==> flow/design.v <==
module alu(
	output reg[16 - 1:0] 		data_out,
	output reg 						  		valid_out,
	output reg							  		cmd_out,
	input [16 - 1:0] 			data_in,
	input 							  			valid_in,
	input 							  			cmd_in,
	output reg 									 	amm_read,
	output reg[8 - 1:0] 		amm_address,
	input [8 - 1:0] 			amm_readdata,
	input 									 			amm_waitrequest,
	input[1:0] 							 			amm_response,
	input clk,
	input rst_n
	);
	localparam ST_READ_HEAD = 3'h0, ST_READ_PAYLOAD = 3'h1, ST_DECODE = 3'h2, ST_OP_CODE = 3'h3,
	           ST_ERROR = 3'h4, ST_SEND = 3'h5, ST_SEND2 = 3'h6;
	reg[7:0] date[63:0];
	reg      is_addr[63:0];
	reg[5:0] numar_val;
	reg[5:0] i;
	reg[3:0] operatie;
	reg[2:0] state;
	reg[11:0] rez;
	reg       err;
	wire[5:0] last = numar_val - 6'd1;
	wire[7:0] cur  = date[i];
	reg[11:0] rez_next;
	reg       op_err;
	always @(*) begin
		rez_next = rez;
		op_err   = 1'b0;
		case(operatie)
			4'd0: rez_next = rez + {4'h0, cur};
			4'd1: rez_next = (i == 6'd0) ? {4'h0, cur} : (rez & {4'h0, cur});
			4'd2: rez_next = rez | {4'h0, cur};
			4'd3: rez_next = rez ^ {4'h0, cur};
			4'd4: if(numar_val == 6'd1) rez_next = {4'h0, ~cur}; else op_err = 1'b1;
			4'd5: if(numar_val == 6'd1) rez_next = {4'h0, cur} + 12'd1; else op_err = 1'b1;
			4'd6: if(numar_val == 6'd1) rez_next = {4'h0, cur} - 12'd1; else op_err = 1'b1;
			4'd7: if(numar_val == 6'd1) rez_next = {4'h0, 8'd0 - cur}; else op_err = 1'b1;
			4'd8: if(numar_val == 6'd2) rez_next = {4'h0, date[0] >> date[1]}; else op_err = 1'b1;
			4'd9: if(numar_val == 6'd2) rez_next = {4'h0, date[0] << date[1]}; else op_err = 1'b1;
			default: op_err = 1'b1;
		endcase
	end
	always @(posedge clk) begin
		if(!rst_n) begin
			state     <= ST_READ_HEAD;
			valid_out <= 1'b0;
			cmd_out   <= 1'b0;
			data_out  <= 0;
			amm_read  <= 1'b0;
			amm_address <= 0;
			i         <= 0;
			numar_val <= 0;
			operatie  <= 0;
			rez       <= 0;
			err       <= 1'b0;
		end
		else begin
			case(state)
				ST_READ_HEAD: begin
					valid_out <= 1'b0;
					cmd_out   <= 1'b0;
					i         <= 0;
					err       <= 1'b0;
					if(valid_in && cmd_in) begin
						numar_val <= data_in[5:0];
						operatie  <= data_in[11:8];
						if(data_in[5:0] == 6'd0)
							state <= ST_ERROR;
						else
							state <= ST_READ_PAYLOAD;
					end
				end
				ST_READ_PAYLOAD: begin
					if(valid_in) begin
						date[i]    <= data_in[7:0];
						is_addr[i] <= data_in[8];
						i <= i + 6'd1;
						if(i == last) begin
							i     <= 0;
							state <= ST_DECODE;
						end
					end
				end
				ST_DECODE: begin  
					if(is_addr[i]) begin
						if(!amm_read) begin
							amm_read    <= 1'b1;
							amm_address <= cur;
						end
						else if(!amm_waitrequest) begin
							amm_read <= 1'b0;
							if(amm_response != 2'b00)
								state <= ST_ERROR;
							else begin
								date[i]    <= amm_readdata;
								is_addr[i] <= 1'b0;
								i <= i + 6'd1;
								if(i == last) begin
									i     <= 0;
									rez   <= 0;
									state <= ST_OP_CODE;
								end
							end
						end
					end
					else begin
						i <= i + 6'd1;
						if(i == last) begin
							i     <= 0;
							rez   <= 0;
							state <= ST_OP_CODE;
						end
					end
				end
				ST_OP_CODE: begin  
					rez <= rez_next;
					i   <= i + 6'd1;
					if(op_err)
						state <= ST_ERROR;
					else if(i == last)
						state <= ST_SEND;
				end
				ST_ERROR: begin
					rez   <= 12'hbad;
					err   <= 1'b1;
					state <= ST_SEND;
				end
				ST_SEND: begin
					data_out  <= {11'h0, err, operatie};
					valid_out <= 1'b1;
					cmd_out   <= 1'b1;
					state     <= ST_SEND2;
				end
				ST_SEND2: begin
					data_out <= {4'h0, rez};
					cmd_out  <= 1'b0;
					state    <= ST_READ_HEAD;
				end
				default: state <= ST_READ_HEAD;
			endcase
		end
	end
endmodule
# Tool chain data of alu
# Tool output for the design above, in the order of the flow.
# Lines are those of the file above, counted from 1.
# Operators: Yosys type, input widths -> output width; for muxes data width and select width s.
# Library cell names are shortened.
# Not given: n/a
dict set report inputs {
  design {alu}
  clock {clk}
  library {sky130hd}
  corner {tt_025C_1v80}
}

# Word-level counts
# Source: Yosys, flattened and elaborated, memories not mapped. Widths are those after wreduce. Print and check cells do not count.
# Yosys's memory passes give these memory sizes; they may raise the number of words (mostly to a power of two), join words into wider ones and drop unused or constant bits.
dict set report op_classes {
  addsub 6
  multipliers 0
  n_div 0
  n_cmp 0
  n_eq 32
  shifts 2
  n_mux 69
  bitwise 7
  n_reduce_logical 22
}
# op count
set op_table {}
lappend op_table {{$mux 12} 12}
lappend op_table {{$pmux 12 s10} 1}
lappend op_table {{$mux 8} 10}
lappend op_table {{$mux 6} 10}
lappend op_table {{$pmux 12 s3} 1}
lappend op_table {{$mux 3} 11}
lappend op_table {{$pmux 16 s2} 1}
lappend op_table {{$ne 3x3->1 const B} 9}
lappend op_table {{$pmux 6 s4} 1}
lappend op_table {{$pmux 3 s6} 1}
lappend op_table {{$mux 1} 17}
lappend op_table {{$eq 4x3->1 const B} 4}
lappend op_table {{$add 12x8->12} 1}
lappend op_table {{$and 12x8->12} 1}
lappend op_table {{$or 12x8->12} 1}
lappend op_table {{$xor 12x8->12} 1}
lappend op_table {{$logic_not 6->1} 2}
lappend op_table {{$ne 11x1->1 const B} 1}
lappend op_table {{$reduce_and 11->1} 1}
lappend op_table {{$reduce_bool 2->1} 5}
lappend op_table {{$eq 3x3->1 const B} 3}
lappend op_table {{$add 8x1->9 const B} 1}
lappend op_table {{$sub 8x1->9 const B} 1}
lappend op_table {{$sub 1x8->8 const A} 1}
lappend op_table {{$eq 4x2->1 const B} 2}
lappend op_table {{$eq 4x4->1 const B} 2}
lappend op_table {{$reduce_or 4->1} 2}
lappend op_table {{$shl 8x8->8} 1}
# Other operator kinds: 26; their cells: 34.
dict set report word_totals {
  regBits 59
  latchBits 0
  mem_bits_rw 576
  romBits 0
  n_memories 2
  wordCells 151
}
# name words width line_no
set memory_table {}
lappend memory_table {date 64 8 18} ;# reg[7:0] date[63:0];
lappend memory_table {is_addr 64 1 19} ;# reg is_addr[63:0];

# Depth
# Yosys ltp: most cells in a row. Word level: on the elaborated netlist, between registers, memories and ports. Mapped: between sequential cells and ports; inverters and the memories' decode and read muxes count.
dict set report depth {
  depth_word 10
  ABC_AREA 0
  depth_mapped 23
}

# After synthesis
# Yosys stat after the flow's synthesis: flattened, memories mapped to cells. It holds for the ABC_AREA given above (unset counts as 0); a run with the other value may have another netlist.
# The area totals of this step are shown rounded.
dict set report mapped {
  cell_count 1709
  area_um2 27700
  seq_area_um2 18600
  ff_cells 641
  buffers 108
}
# cell count
set by_type {}
lappend by_type {edfxtp_1 576}
lappend by_type {mux4_2 112}
lappend by_type {dfxtp_1 65}
lappend by_type {mux4_1 28}
lappend by_type {mux2i_1 61}
lappend by_type {nor2_1 137}
lappend by_type {a21oi_1 80}
lappend by_type {nand2_1 78}
lappend by_type {ha_1 23}
lappend by_type {mux2_2 24}
lappend by_type {a211oi_1 33}
lappend by_type {o21ai_0 43}
lappend by_type {clkbuf_1 54}
lappend by_type {xnor2_1 20}
lappend by_type {buf_4 22}
lappend by_type {nor2b_1 22}
lappend by_type {o22ai_1 22}
lappend by_type {inv_1 35}
# Not listed: further types 68, cells in them 274.

# Worst setup path after synthesis
# Path of least setup slack by OpenSTA after synthesis, without wires, with an ideal clock, recovery checks aside; 20% of the period is set as input and as output delay. Where synthesis merged equal registers, the netlist keeps one of their names.
dict set report synth_path {
  path_type {register to register}
  start {reg (no name shown)}
  end {reg rez[8]}
  clock_period_ns 5.0
  setup_time_ns 0.116
  launch_ns 0.000
  arrival_time_ns 4.422
  required_time_ns 4.884
  slack_ns 0.462
  delay_ns 4.538
  path_stages 23
  n_path_buf 6
  period_less_setup_slack_ns 4.538
}
# "delay_ns" = arrival - input delay + setup time.
# "path_stages" counts driving pins, that of a launching flip-flop among them; a cell with two outputs on the path counts twice.
# "period_less_setup_slack_ns" = period - worst setup slack (recovery checks aside). The figure is calculated, with input and output delays left at 20% of the set period.
# At most two assigning lines are given for a register; there are more.
dict set report synth_via {
  cell_sequence {dfxtp_1 > buf_6 > buf_12 > buf_12 > buf_12 > buf_6 > buf_4 > mux4_2 > a22oi_1 > nand4_1 > a211oi_4 > inv_1 > ha_1 > fa_1 > a21o_1 > a21oi_1 > o21bai_1 > a21oi_1 > o21ai_0 > xnor2_1 > nor3_1 > o21ai_0 > and3_1}
}
# item line_no
set synth_rtl {}
lappend synth_rtl {{end: assignment} 58} ;# rez <= 0;
lappend synth_rtl {{end: assignment} 120} ;# rez <= rez_next;
lappend synth_rtl {{end: declaration} 24} ;# reg[11:0] rez;
# Chain of elaborated cells between the ends: none given.
# Nets of the timed path that keep an RTL name, with a line that drives or declares them; the list need not be complete.
# net line_no
set synth_named_nets {}
lappend synth_named_nets {cur[0] 27} ;# wire[7:0] cur = date[i];

# Worst path after layout
# Path of least setup slack in the final report of stored run 1 (OpenROAD, finished layout, wires in). Where an end is a register, its clock arrival counts in the times.
dict set report layout_path {
  path_type {register to register}
  start {reg (no name shown)}
  end {reg rez[8]}
  clock_period_ns 5.0
  setup_time_ns 0.10
  launch_ns 0.60
  arrival_time_ns 5.41
  required_time_ns 5.51
  slack_ns 0.10
  path_stages 19
  n_path_buf 2
}
# At most two assigning lines are given for a register; there are more.
dict set report layout_via {
  cell_sequence {dfxtp_4 > buf_4 > buf_12 > mux4_2 > nand2_1 > nand4_1 > a211oi_4 > inv_1 > ha_1 > fa_1 > a21o_1 > a21oi_1 > o21bai_1 > a21oi_1 > o21ai_0 > xnor2_1 > nor3_1 > o21ai_0 > and3_1}
}
# item line_no
set layout_rtl {}
lappend layout_rtl {{end: assignment} 58} ;# rez <= 0;
lappend layout_rtl {{end: assignment} 120} ;# rez <= rez_next;
lappend layout_rtl {{end: declaration} 24} ;# reg[11:0] rez;
# Chain of elaborated cells between the ends: none given.
# Nets of the timed path that keep an RTL name, with a line that drives or declares them; the list need not be complete.
# net line_no
set layout_named_nets {}
lappend layout_named_nets {cur[0] 27} ;# wire[7:0] cur = date[i];

; Module alu, platform sky130hd: 5 stored runs of the flow (Yosys, OpenROAD) with differing settings, in no particular order. Input and output delays are each 20% of the period that was set; the output load is 0.01 pF.
; "timing.achieved_period_ns" is the run's clock period less its worst setup slack. It is reckoned from that one timing run; input and output delays stay at 20% of the period that was set.
; "worst_setup_path_time_ns" = time allowed to the worst setup path (clock period - input delay - output delay, where it has them) - its slack; a late launch clock adds to it, a late capture clock takes from it.
; "totalPower_w" is the tool's figure for a default switching activity; nothing was simulated.
; The results are shown rounded.

[stored run 1: settings]
CORE_MARGIN = 5
CORE_UTILIZATION = 46
GPL_ROUTABILITY_DRIVEN = 0
MAX_ROUTING_LAYER = met4
MIN_ROUTING_LAYER = met2
period_ns = 5.0
CAP_MARGIN = 20
SLEW_MARGIN = 20
[stored run 1: results]
setupTns_ns = 0.000
worst_setup_path_time_ns = 4.90
critical_path_kind = register to register
timing.achieved_period_ns = 4.903
totalPower_w = 0.01156
cell_area_final_um2 = 31850
hold_worst_slack_ns = 0.500
final_die_area_um2 = 65230
final_setup_ws_ns = 0.097
synthArea_um2 = 27700

[stored run 2: settings]
CORE_UTILIZATION = 23
GPL_TIMING_DRIVEN = 0
MAX_ROUTING_LAYER = met4
PLACE_DENSITY_LB_ADDON = 0.05
SLEW_MARGIN = 25
TNS_END_PERCENT = 20
period_ns = 4.24
CAP_MARGIN = 20
CORE_MARGIN = 2
[stored run 2: results]
setupTns_ns = -2.279
worst_setup_path_time_ns = 4.65
critical_path_kind = register to register
timing.achieved_period_ns = 4.654
totalPower_w = 0.01458
cell_area_final_um2 = 35640
hold_worst_slack_ns = 0.479
final_die_area_um2 = 123200
final_setup_ws_ns = -0.414
synthArea_um2 = 27700

[stored run 3: settings]
CELL_PAD_IN_SITES_DETAIL_PLACEMENT = 2
CORE_MARGIN = 9
CORE_UTILIZATION = 28
CTS_CLUSTER_DIAMETER = 306
GPL_TIMING_DRIVEN = 0
MAX_ROUTING_LAYER = met4
PLACE_DENSITY = 0.77
SETUP_SLACK_MARGIN = 0.62
SLEW_MARGIN = 30
period_ns = 4.99
CAP_MARGIN = 20
[stored run 3: results]
setupTns_ns = -11.30
worst_setup_path_time_ns = 5.96
critical_path_kind = register to register
timing.achieved_period_ns = 5.956
totalPower_w = 0.01224
cell_area_final_um2 = 35800
hold_worst_slack_ns = 0.547
final_die_area_um2 = 110600
final_setup_ws_ns = -0.966
synthArea_um2 = 27700

[stored run 4: settings]
CORE_MARGIN = 9
CORE_UTILIZATION = 28
CTS_CLUSTER_DIAMETER = 306
GPL_TIMING_DRIVEN = 1
MAX_ROUTING_LAYER = met4
SETUP_SLACK_MARGIN = 0.62
SLEW_MARGIN = 25
period_ns = 4.99
CAP_MARGIN = 20
[stored run 4: results]
setupTns_ns = 0.000
worst_setup_path_time_ns = 4.29
critical_path_kind = register to register
timing.achieved_period_ns = 4.293
totalPower_w = 0.01135
cell_area_final_um2 = 32910
hold_worst_slack_ns = 0.498
final_die_area_um2 = 110600
final_setup_ws_ns = 0.697
synthArea_um2 = 27700

[stored run 5: settings]
ABC_AREA = 1
CELL_PAD_IN_SITES_DETAIL_PLACEMENT = 1
CELL_PAD_IN_SITES_GLOBAL_PLACEMENT = 3
CORE_MARGIN = 5
CORE_UTILIZATION = 28
CTS_CLUSTER_DIAMETER = 175
GPL_ROUTABILITY_DRIVEN = 0
GPL_TIMING_DRIVEN = 1
HOLD_SLACK_MARGIN = 0.16
MAX_ROUTING_LAYER = met4
PLACE_DENSITY_LB_ADDON = 0.09
SETUP_SLACK_MARGIN = 0.62
SLEW_MARGIN = 30
TNS_END_PERCENT = 80
period_ns = 2.92
CAP_MARGIN = 20
[stored run 5: results]
setupTns_ns = -657.9
worst_setup_path_time_ns = 3.58
critical_path_kind = register to register
timing.achieved_period_ns = 3.583
totalPower_w = 0.02263
cell_area_final_um2 = 36710
hold_worst_slack_ns = 0.453
final_die_area_um2 = 107400
final_setup_ws_ns = -0.663
synthArea_um2 = 28260
